==> flow/design.v <==
module LASER (
input CLK,
input RST,
input [3:0] X,
input [3:0] Y,
output reg [3:0] C1X,
output reg [3:0] C1Y,
output reg [3:0] C2X,
output reg [3:0] C2Y,
output reg DONE);
parameter LFSR_WIDTH = 10;
parameter [LFSR_WIDTH-1:0] threshold = 10'd150;
reg [LFSR_WIDTH-1:0] q;  
wire feedback;  
assign feedback = q[9] ^ q[6];
always @(posedge CLK) begin
    if (RST)
        q <= 10'h1;  
    else
        q <= {q[LFSR_WIDTH-2:0], feedback};  
end
wire [3:0] step;
assign step = (q[5])? 4'b0001: 4'b0010;   
reg [1:0] current_state;
reg [1:0] next_state;
parameter  INIT = 0;
parameter READ = 1;
parameter WALK = 2;
parameter OUTPUT = 3;
reg [5:0] cover_prev;  
reg [5:0] cover_current;  
reg [5:0] cover_max;  
reg [5:0] cnt;  
reg [3:0] corX [39:0];  
reg [3:0] corY [39:0];
reg [3:0] x1, y1, x2, y2;  
reg [3:0] tmpX1, tmpY1, tmpX2, tmpY2; 
reg [3:0] dx1, dy1, dx2, dy2;
reg [19:0] round;  
parameter MAX_ROUND = 20'd2000;
parameter [5:0] LAST = 6'd41;  
always @(posedge CLK) begin
  if (current_state == INIT) begin
    corX[cnt] <= X;
    corY[cnt] <= Y;
  end
  if (current_state == READ || next_state == READ) begin
    corX[cnt] <= X;
    corY[cnt] <= Y;
  end
end
always @(*) begin
  if (cnt == 6'd0 || cnt == LAST || next_state == READ || RST) begin
    dx1 = 4'd0; dy1 = 4'd0;
    dx2 = 4'd0; dy2 = 4'd0;
  end
  else if (next_state == WALK) begin
    dx1 = (tmpX1 > corX[cnt-6'd1])? tmpX1 - corX[cnt-6'd1] : corX[cnt-6'd1] - tmpX1;
    dy1 = (tmpY1 > corY[cnt-6'd1])? tmpY1 - corY[cnt-6'd1] : corY[cnt-6'd1] - tmpY1;
    dx2 = (tmpX2 > corX[cnt-6'd1])? tmpX2 - corX[cnt-6'd1] : corX[cnt-6'd1] - tmpX2;
    dy2 = (tmpY2 > corY[cnt-6'd1])? tmpY2 - corY[cnt-6'd1] : corY[cnt-6'd1] - tmpY2;
  end
  else begin
    dx1 = 4'd0; dy1 = 4'd0;
    dx2 = 4'd0; dy2 = 4'd0;
  end
end
always @(posedge CLK) begin
  if (RST)
    current_state <= INIT;
  else
    current_state <= next_state;
end
always @(*) begin
  case (current_state)
    INIT:
      next_state = (RST)? INIT: READ;
    READ:
      next_state = (cnt == 6'd39)? WALK: READ;
    WALK:  
      next_state = (round == MAX_ROUND)? OUTPUT: WALK;
    OUTPUT:
      next_state = INIT;
    default:
      next_state = INIT;
  endcase
end
always @(posedge CLK) begin
  if (RST)
    round <= 0;
  else if (current_state == OUTPUT)
    round <= 0;
  else if (current_state == WALK) begin
    if (cnt == LAST)
      round <= round + 1;
  end
end
always @(posedge CLK) begin
  if (RST) begin
    tmpX2 <= 4'd7; 
  end
  else if (current_state == OUTPUT) begin
    tmpX2 <= 4'd7;
  end
  else if (current_state == WALK && cnt == 6'd0) begin  
    if (q[5]) tmpX2 <= (x2+step < 16)? x2+step : 15; 
    else      tmpX2 <= (x2 > step) ? x2-step : 0;  
  end
end
always @(posedge CLK) begin
  if (RST) begin
    tmpY2 <= 4'd7;
  end
  else if (current_state == OUTPUT) begin
    tmpY2 <= 4'd7;
  end
  else if (current_state == WALK && cnt == 6'd0) begin  
    if (q[9]) tmpY2 <= (y2+step < 16)? y2+step : 15;
    else      tmpY2 <= (y2 > step)? y2-step : 0;  
  end
end
always @(posedge CLK) begin
  if (RST) begin
    tmpX1 <= 4'd7;
  end
  else if (current_state == OUTPUT) begin
    tmpX1 <= 4'd7;
  end
  else if (current_state == WALK && cnt == 6'd0) begin  
    if (q[0]) tmpX1 <= (x1+step < 16)? x1+step : 15;  
    else      tmpX1 <= (x1 > step)? x1-step : 0; 
  end
end
always @(posedge CLK) begin
  if (RST) begin
    tmpY1 <= 4'd7;
  end
  else if (current_state == OUTPUT) begin
    tmpY1 <= 4'd7;
  end
  else if (current_state == WALK && cnt == 6'd0) begin  
    if (q[3]) tmpY1 <= (y1+step < 16)? y1+step : 15; 
    else      tmpY1 <= (y1 > step)? y1-step : 0;  
  end
end
always @(posedge CLK) begin
  if (RST) begin
    x1 <= 4'd0; y1 <= 4'd0;
    x2 <= 4'd8; y2 <= 4'd8;
  end
  else if (current_state == OUTPUT) begin
    x1 <= 4'd0; y1 <= 4'd0;
    x2 <= 4'd8; y2 <= 4'd8;
  end
  else if (current_state == WALK) begin
    if (cnt == LAST) begin
      if(cover_current > cover_prev) begin
        x1 <= tmpX1; y1 <= tmpY1;
        x2 <= tmpX2; y2 <= tmpY2;
      end
      else begin  
        if (q < threshold) begin  
          x1 <= tmpX1; y1 <= tmpY1;
          x2 <= tmpX2; y2 <= tmpY2;
        end
      end
    end
  end
end
always @(posedge CLK) begin
  if (RST)
    cover_prev <= 6'd0;
  else if (current_state == OUTPUT)
    cover_prev <= 6'd0;
  else if (current_state == WALK) begin
    if(cnt == LAST) begin  
      if(cover_current > cover_prev)
        cover_prev <= cover_current;
      else begin  
        if (q < threshold)   
          cover_prev <= cover_current;
      end
    end
  end
end
always @(posedge CLK) begin
  if(RST)
    cover_current <= 6'd0;
  else if(next_state == OUTPUT)   
    cover_current <= 6'd0;
  else if(current_state == WALK) begin
    if(cnt > 0) begin
      if (cnt == LAST)
        cover_current <= 6'd0;
      else begin
        cover_current <= cover_current +
        ((dx1 + dy1 <= 4) || (dx1 == 3 && dy1 == 2) || (dx1 == 2 && dy1 == 3) ||
         (dx2 + dy2 <= 4) || (dx2 == 3 && dy2 == 2) || (dx2 == 2 && dy2 == 3));        
      end
    end
    else 
      cover_current <= 6'd0;
  end
  else
    cover_current <= 6'd0;
end
always @(posedge CLK) begin
  if(RST)
    cover_max <= 6'd0;
  else if(current_state == WALK) begin
    if(cnt == LAST) begin  
      if(cover_current > cover_max)
        cover_max <= cover_current;
    end
  end
  else if(current_state == OUTPUT)
    cover_max <= 0;
  else
    cover_max <= 0;
end
always @(posedge CLK) begin
  if (RST)
    cnt <= 0;
  else if (current_state == OUTPUT || next_state == OUTPUT)
    cnt <= 0;
  else if (next_state == READ)  
    cnt <= cnt + 1;
  else if (current_state == WALK) begin
      cnt <= (cnt == LAST)? 0: cnt+1;
  end
  else
    cnt <= 0;
end
always @(posedge CLK) begin
  if (RST) begin
    C1X <= 4'd7; C1Y <= 4'd7;
    C2X <= 4'd7; C2Y <= 4'd7;
  end
  else if (current_state == WALK) begin
    if(cnt == LAST) begin
      if(cover_current > cover_max) begin
        C1X <= tmpX1; C1Y <= tmpY1;
        C2X <= tmpX2; C2Y <= tmpY2;
      end
    end
  end
end
always @(posedge CLK) begin
  if(RST)
    DONE <= 1'b0;
  else if (next_state == OUTPUT)
    DONE <= 1'b1;
  else
    DONE <= 1'b0;
end
endmodule
---- From RTL to reports: LASER ----
What the tools print for LASER, step after step.
Line numbers count from 1 in the design file above.
A cell with -- has no value.
inputs
  top ..................................... LASER
  clock ................................... CLK
  library ................................. sky130hd
  timing corner ........................... tt_025C_1v80

---- Elaborated design ----
Counts by Yosys on the flattened word-level netlist (proc, flatten, opt, wreduce; memories kept). Register bits leave out memories and registers merged into their read ports (data or address). Print and check cells are left out.
Yosys's memory passes give these memory sizes; they may raise the number of words (mostly to a power of two), join words into wider ones and drop unused or constant bits.
cells by class
  $add $sub $neg .......................... 22
  magnitude comparators ................... 18
  eq/ne operators ......................... 17
  mux-type cells .......................... 51
  bitwise operators ....................... 5
  reductions and logical operators ........ 26
operator list
  cell                                                             count
  two-way mux 4 bit                                                38
  == test 4 x 2 -> 1 bit (second input constant)                   8
  subtractor 4 bit                                                 8
  two-way mux 6 bit                                                5
  adder 20 x 1 -> 20 bit (second input constant)                   1
  == test 20 x 11 -> 1 bit (second input constant)                 1
  adder 4 x 2 -> 5 bit                                             4
  < comparator 5 bit (second input constant)                       4
  subtractor 4 x 2 -> 4 bit                                        4
  > comparator 4 x 2 -> 1 bit                                      4
  > comparator 4 bit                                               4
  > comparator 6 bit                                               2
  == test 6 bit (second input constant)                            2
  logical OR 1 bit                                                 10
  < comparator 10 x 8 -> 1 bit (second input constant)             1
  adder 4 x 4 -> 5 bit                                             2
  less-or-equal comparator 5 x 3 -> 1 bit (second input constant)  2
  == test 2 bit (second input constant)                            4
  case mux 2 bit (select 4 bit)                                    1
  OR reduction 2 bit                                               3
  AND reduction 3 bit                                              2
  adder 6 x 1 -> 6 bit                                             1
  adder 6 x 1 -> 6 bit (second input constant)                     1
  subtractor 6 x 1 -> 6 bit (second input constant)                1
  > comparator 6 x 1 -> 1 bit (second input constant)              1
  zero test 6 bit                                                  1
  logical AND 1 bit                                                5
  OR reduction 5 bit                                               1
Not listed: further kinds 9, cells in them 18.
storage and ports
  register bits ........................... 105
  memory bits (writable) .................. 320
  memories ................................ 2
  input port bits ......................... 10
  output and inout port bits .............. 17
  cells after elaboration ................. 161
memory list
  memory  depth  width  read ports  wr ports  line  RTL
  corX    40     4      1           1         34    reg [3:0] corX [39:0];
  corY    40     4      1           1         35    reg [3:0] corY [39:0];

---- Longest topological paths ----
Longest topological path by Yosys (ltp), each cell counted once; first at word level (registers and memories cut), then after technology mapping (sequential cells cut; the memories' decode and read muxes count).
depth
  word-level depth ........................ 15
  ABC_AREA ................................ 1
  gate-level depth with buffers ........... 38
  depth with buffers taken out ............ 34

---- Mapped cells and area ----
Source: synth_stat.txt of the flow (Yosys; design flattened, memories mapped). It holds for the ABC_AREA given above (unset counts as 0); a run with the other value may have another netlist.
Totals and module areas in this step are rounded.
mapped netlist
  standard cells after synthesis .......... 1940
  chip area (Yosys) ....................... 0.02 mm²
  area of sequential cells ................ 0.0118 mm²
  flip-flops .............................. 427
  buffer cells ............................ 90
cell types
  cell type                  count  total area (µm²)
  sky130_fd_sc_hd__edfxtp_1  320    9.61E+03
  sky130_fd_sc_hd__dfxtp_1   107    2.14E+03
  sky130_fd_sc_hd__nand2_1   273    1.02E+03
  sky130_fd_sc_hd__nor2_1    245    919.632
  sky130_fd_sc_hd__ha_1      72     900.864
  sky130_fd_sc_hd__o21ai_0   168    840.806
  sky130_fd_sc_hd__a21oi_1   143    715.686
  sky130_fd_sc_hd__inv_1     147    551.779
  sky130_fd_sc_hd__nand3_1   94     470.451
  sky130_fd_sc_hd__fa_1      18     360.346
  sky130_fd_sc_hd__o211ai_1  37     277.766
  sky130_fd_sc_hd__a22oi_1   33     247.738
  sky130_fd_sc_hd__clkbuf_1  48     180.173
  sky130_fd_sc_hd__buf_2     33     165.158
  sky130_fd_sc_hd__o211ai_2  13     162.656
  sky130_fd_sc_hd__o221ai_1  18     157.651
  sky130_fd_sc_hd__nand4_1   20     125.12
  sky130_fd_sc_hd__xor2_1    14     122.618
Other cell types: 38; their cells: 137.

---- Path before layout ----
Source: OpenSTA report_checks on the synthesized netlist (no wires, ideal clock, input and output delay 20% of the period each), path of least setup slack; recovery checks are left aside. Register names are those of the netlist, which keeps one name where synthesis merged equal registers.
path after synthesis
  kind .................................... register to register
  from .................................... register cnt[0]
  to ...................................... register cover_current[4]
  period .................................. 6.0 ns
  setup time .............................. 0.117 ns
  launch time at the first pin ............ 0.000 ns
  arrival time ............................ 5.146 ns
  required time ........................... 5.883 ns
  slack ................................... 0.737 ns
  path delay .............................. 5.263 ns
  driving pins on the path ................ 35
  path buffers ............................ 4
  synthesis period reached ................ 5.263 ns
"path delay" is the arrival time less input delay plus setup time.
"driving pins on the path" counts driving pins, that of a launching flip-flop among them; a cell with two outputs on the path counts twice.
"synthesis period reached" is the clock period less the worst setup slack; recovery checks do not enter. This is arithmetic on one report: input and output delays are still those of the set period (20% each).
Between the ends stands the longest chain of elaborated cells between them, by number of cells; it is not shown to be the way that was timed. Of several equally long chains one is given.
Each line given opens the expression or statement behind the cell; cells for indexed reads and writes are added by Yosys, which also makes memories of some case tables.
A register here has more assigning lines than the two given.
on the way, after synthesis
  path through ............................ sky130_fd_sc_hd__dfxtp_1 > sky130_fd_sc_hd__inv_1 > sky130_fd_sc_hd__buf_2 > sky130_fd_sc_hd__buf_2 > sky130_fd_sc_hd__buf_2 > sky130_fd_sc_hd__ha_1 > sky130_fd_sc_hd__xor2_2 > sky130_fd_sc_hd__inv_2 > sky130_fd_sc_hd__buf_2 > sky130_fd_sc_hd__nand2_1 > sky130_fd_sc_hd__nand3_1 > sky130_fd_sc_hd__nand3_1 > sky130_fd_sc_hd__nand3_1 > sky130_fd_sc_hd__nand2_1 > sky130_fd_sc_hd__inv_1 > sky130_fd_sc_hd__fa_1 > sky130_fd_sc_hd__nand3b_1 > sky130_fd_sc_hd__nand2_1 > sky130_fd_sc_hd__nand2_1 > sky130_fd_sc_hd__nand2_1 > sky130_fd_sc_hd__nand2_1 > sky130_fd_sc_hd__nor2_1 > sky130_fd_sc_hd__inv_1 > sky130_fd_sc_hd__fa_1 > sky130_fd_sc_hd__or2_2 > sky130_fd_sc_hd__a21oi_1 > sky130_fd_sc_hd__nor3_1 > sky130_fd_sc_hd__a31oi_1 > sky130_fd_sc_hd__nand3_1 > sky130_fd_sc_hd__ha_1 > sky130_fd_sc_hd__ha_1 > sky130_fd_sc_hd__nand2_1 > sky130_fd_sc_hd__nor2_1 > sky130_fd_sc_hd__xnor2_1 > sky130_fd_sc_hd__nor2_1
  length of the longest elaborated chain .. 15
  elaborated cells on any way between the ends .. 63
  those cells by class .................... add/sub (12); compare (7); eq/ne (13); mux (14); logic (1); reduce/logical (14); memory (2)
ends and longest elaborated chain, after synthesis
  what                                     line  RTL
  from (decl)                              33    reg [5:0] cnt;
  from (assign)                            227   cnt <= cnt + 1;
  from (assign)                            229   cnt <= (cnt == LAST)? 0: cnt+1;
  == test 6 bit                            79    next_state = (cnt == 6'd39)? WALK: READ;
  two-way mux 2 bit                        79
  case mux 2 bit (select 4 bit)            75    case (current_state)
  == test 2 x 1 -> 1 bit                   53    if (cnt == 6'd0 || cnt == LAST || next_state == READ || RST) begin
  logical OR 1 bit (2 in a row)            53
  two-way mux 4 bit                        53
  adder 4 x 4 -> 5 bit                     197   ((dx1 + dy1 <= 4) || (dx1 == 3 && dy1 == 2) || (dx1 == 2 && dy1 == 3) ||
  less-or-equal comparator 5 x 3 -> 1 bit  197
  logical OR 1 bit (5 in a row)            197
  adder 6 x 1 -> 6 bit                     196   cover_current <= cover_current +
  to (assign)                              194   cover_current <= 6'd0;
  to (assign)                              196
  to (decl)                                31    reg [5:0] cover_current;

---- Timing after layout ----
From the final timing report of stored run 1: the path of least setup slack in the routed layout; clock arrival at registers is part of the times.
path after layout
  kind .................................... register to register
  from .................................... register cnt[0]
  to ...................................... register cover_current[3]
  period .................................. 4.63 ns
  setup time .............................. 0.12 ns
  launch time at the first pin ............ 0.56 ns
  arrival time ............................ 6.30 ns
  required time ........................... 5.07 ns
  slack ................................... -1.22 ns
  driving pins on the path ................ 37
  path buffers ............................ 9
Between the ends stands the longest chain of elaborated cells between them, by number of cells; it is not shown to be the way that was timed. Of several equally long chains one is given.
A register here has more assigning lines than the two given.
on the way, after layout
  path through ............................ sky130_fd_sc_hd__dfxtp_4 > sky130_fd_sc_hd__inv_4 > sky130_fd_sc_hd__buf_6 > sky130_fd_sc_hd__buf_12 > sky130_fd_sc_hd__buf_12 > sky130_fd_sc_hd__ha_4 > sky130_fd_sc_hd__buf_12 > sky130_fd_sc_hd__clkbuf_16 > sky130_fd_sc_hd__o21ai_2 > sky130_fd_sc_hd__o211ai_1 > sky130_fd_sc_hd__o211ai_1 > sky130_fd_sc_hd__nand3_1 > sky130_fd_sc_hd__nand3_4 > sky130_fd_sc_hd__nand2_4 > sky130_fd_sc_hd__ha_4 > sky130_fd_sc_hd__clkbuf_8 > sky130_fd_sc_hd__buf_4 > sky130_fd_sc_hd__inv_1 > sky130_fd_sc_hd__nor2_1 > sky130_fd_sc_hd__o21ai_1 > sky130_fd_sc_hd__nand2_1 > sky130_fd_sc_hd__inv_2 > sky130_fd_sc_hd__nand3_2 > sky130_fd_sc_hd__inv_2 > sky130_fd_sc_hd__ha_4 > sky130_fd_sc_hd__or2_4 > sky130_fd_sc_hd__a21oi_2 > sky130_fd_sc_hd__nor3_2 > sky130_fd_sc_hd__a31oi_2 > sky130_fd_sc_hd__nand3_4 > sky130_fd_sc_hd__ha_4 > sky130_fd_sc_hd__nand3_4 > sky130_fd_sc_hd__inv_2 > sky130_fd_sc_hd__buf_4 > sky130_fd_sc_hd__buf_4 > sky130_fd_sc_hd__nand2_1 > sky130_fd_sc_hd__a21oi_1
  length of the longest elaborated chain .. 15
  elaborated cells on any way between the ends .. 63
  those cells by class .................... add/sub (12); compare (7); eq/ne (13); mux (14); logic (1); reduce/logical (14); memory (2)
ends and longest elaborated chain, after layout
  what                                     line  RTL
  from (decl)                              33    reg [5:0] cnt;
  from (assign)                            227   cnt <= cnt + 1;
  from (assign)                            229   cnt <= (cnt == LAST)? 0: cnt+1;
  == test 6 bit                            79    next_state = (cnt == 6'd39)? WALK: READ;
  two-way mux 2 bit                        79
  case mux 2 bit (select 4 bit)            75    case (current_state)
  == test 2 x 1 -> 1 bit                   53    if (cnt == 6'd0 || cnt == LAST || next_state == READ || RST) begin
  logical OR 1 bit (2 in a row)            53
  two-way mux 4 bit                        53
  adder 4 x 4 -> 5 bit                     197   ((dx1 + dy1 <= 4) || (dx1 == 3 && dy1 == 2) || (dx1 == 2 && dy1 == 3) ||
  less-or-equal comparator 5 x 3 -> 1 bit  197
  logical OR 1 bit (5 in a row)            197
  adder 6 x 1 -> 6 bit                     196   cover_current <= cover_current +
  to (assign)                              194   cover_current <= 6'd0;
  to (assign)                              196
  to (decl)                                31    reg [5:0] cover_current;

Below are 5 stored runs of the flow (Yosys, OpenROAD; platform sky130hd) on LASER, each with its settings and what was measured, unordered. Constraints: input delay and output delay 20% of the set period each, output load 0.01 pF.
"worst setup path time" = time allowed to the worst setup path (clock period - input delay - output delay, where it has them) - its slack; a late launch clock adds to it, a late capture clock takes from it.
"total power of the final layout": no workload was simulated; the value follows from the tool's default switching activity.
The measured numbers are rounded.

---- stored run 1 ----
settings
  ABC_AREA = 1
  CELL_PAD_IN_SITES_DETAIL_PLACEMENT = 2
  CELL_PAD_IN_SITES_GLOBAL_PLACEMENT = 1
  CORE_ASPECT_RATIO = 1.53
  CORE_MARGIN = 4
  GPL_ROUTABILITY_DRIVEN = 0
  GPL_TIMING_DRIVEN = 0
  MAX_ROUTING_LAYER = met5
  MIN_ROUTING_LAYER = met2
  PLACE_DENSITY = 0.41
  SLEW_MARGIN = 15
  period_ns = 4.63
  CAP_MARGIN = 20
  CORE_UTILIZATION = 40
results
  worst setup path time ................... 5.85 ns
  worst setup path kind ................... register to register
  sum of negative setup slack ............. -6.56 ns
  worst setup slack after layout .......... -1.22 ns
  final worst hold slack .................. 0.426 ns
  total power of the final layout ......... 9.81 mW
  total die area .......................... 0.0537 mm²
  standard-cell area after layout ......... 0.0241 mm²
  post-synthesis cell area ................ 0.02 mm²

---- stored run 2 ----
settings
  CELL_PAD_IN_SITES_DETAIL_PLACEMENT = 2
  HOLD_SLACK_MARGIN = 0.25
  MIN_ROUTING_LAYER = met2
  PLACE_DENSITY = 0.41
  period_ns = 4.73
  CAP_MARGIN = 20
  CORE_MARGIN = 2
  CORE_UTILIZATION = 40
  SLEW_MARGIN = 20
results
  standard-cell area after layout ......... 0.0237 mm²
  post-synthesis cell area ................ 0.0194 mm²
  final worst hold slack .................. 0.466 ns
  worst setup slack after layout .......... -1.10 ns
  worst setup path time ................... 5.83 ns
  worst setup path kind ................... register to register
  total die area .......................... 0.0503 mm²
  total power of the final layout ......... 9.66 mW
  sum of negative setup slack ............. -6.01 ns

---- stored run 3 ----
settings
  ABC_AREA = 0
  CAP_MARGIN = 30
  CELL_PAD_IN_SITES_DETAIL_PLACEMENT = 1
  CORE_UTILIZATION = 71
  CTS_CLUSTER_DIAMETER = 228
  CTS_CLUSTER_SIZE = 98
  GPL_TIMING_DRIVEN = 1
  HOLD_SLACK_MARGIN = 0.12
  MAX_ROUTING_LAYER = met4
  MIN_ROUTING_LAYER = met1
  SETUP_SLACK_MARGIN = 0.8
  period_ns = 5.98
  CORE_MARGIN = 2
  SLEW_MARGIN = 20
results
  not finished: clock tree synthesis ended with error DPL-0033

---- stored run 4 ----
settings
  ABC_AREA = 1
  CAP_MARGIN = 30
  CORE_MARGIN = 10
  CORE_UTILIZATION = 22
  CTS_CLUSTER_SIZE = 56
  PLACE_DENSITY = 0.92
  SETUP_SLACK_MARGIN = 0.11
  period_ns = 8.0
  SLEW_MARGIN = 20
results
  worst setup slack after layout .......... 1.47 ns
  sum of negative setup slack ............. 0.000 ns
  final worst hold slack .................. 0.428 ns
  total die area .......................... 0.103 mm²
  post-synthesis cell area ................ 0.02 mm²
  total power of the final layout ......... 5.05 mW
  standard-cell area after layout ......... 0.0228 mm²
  worst setup path time ................... 6.53 ns
  worst setup path kind ................... register to register

---- stored run 5 ----
settings
  CELL_PAD_IN_SITES_DETAIL_PLACEMENT = 2
  CELL_PAD_IN_SITES_GLOBAL_PLACEMENT = 1
  CORE_ASPECT_RATIO = 1.53
  CORE_MARGIN = 4
  GPL_ROUTABILITY_DRIVEN = 0
  GPL_TIMING_DRIVEN = 0
  MAX_ROUTING_LAYER = met4
  MIN_ROUTING_LAYER = met2
  PLACE_DENSITY = 0.41
  SLEW_MARGIN = 15
  period_ns = 4.63
  CAP_MARGIN = 20
  CORE_UTILIZATION = 40
results
  post-synthesis cell area ................ 0.0194 mm²
  final worst hold slack .................. 0.467 ns
  standard-cell area after layout ......... 0.0227 mm²
  worst setup path time ................... 6.36 ns
  worst setup path kind ................... register to register
  total die area .......................... 0.0522 mm²
  total power of the final layout ......... 9.47 mW
  sum of negative setup slack ............. -9.70 ns
  worst setup slack after layout .......... -1.73 ns
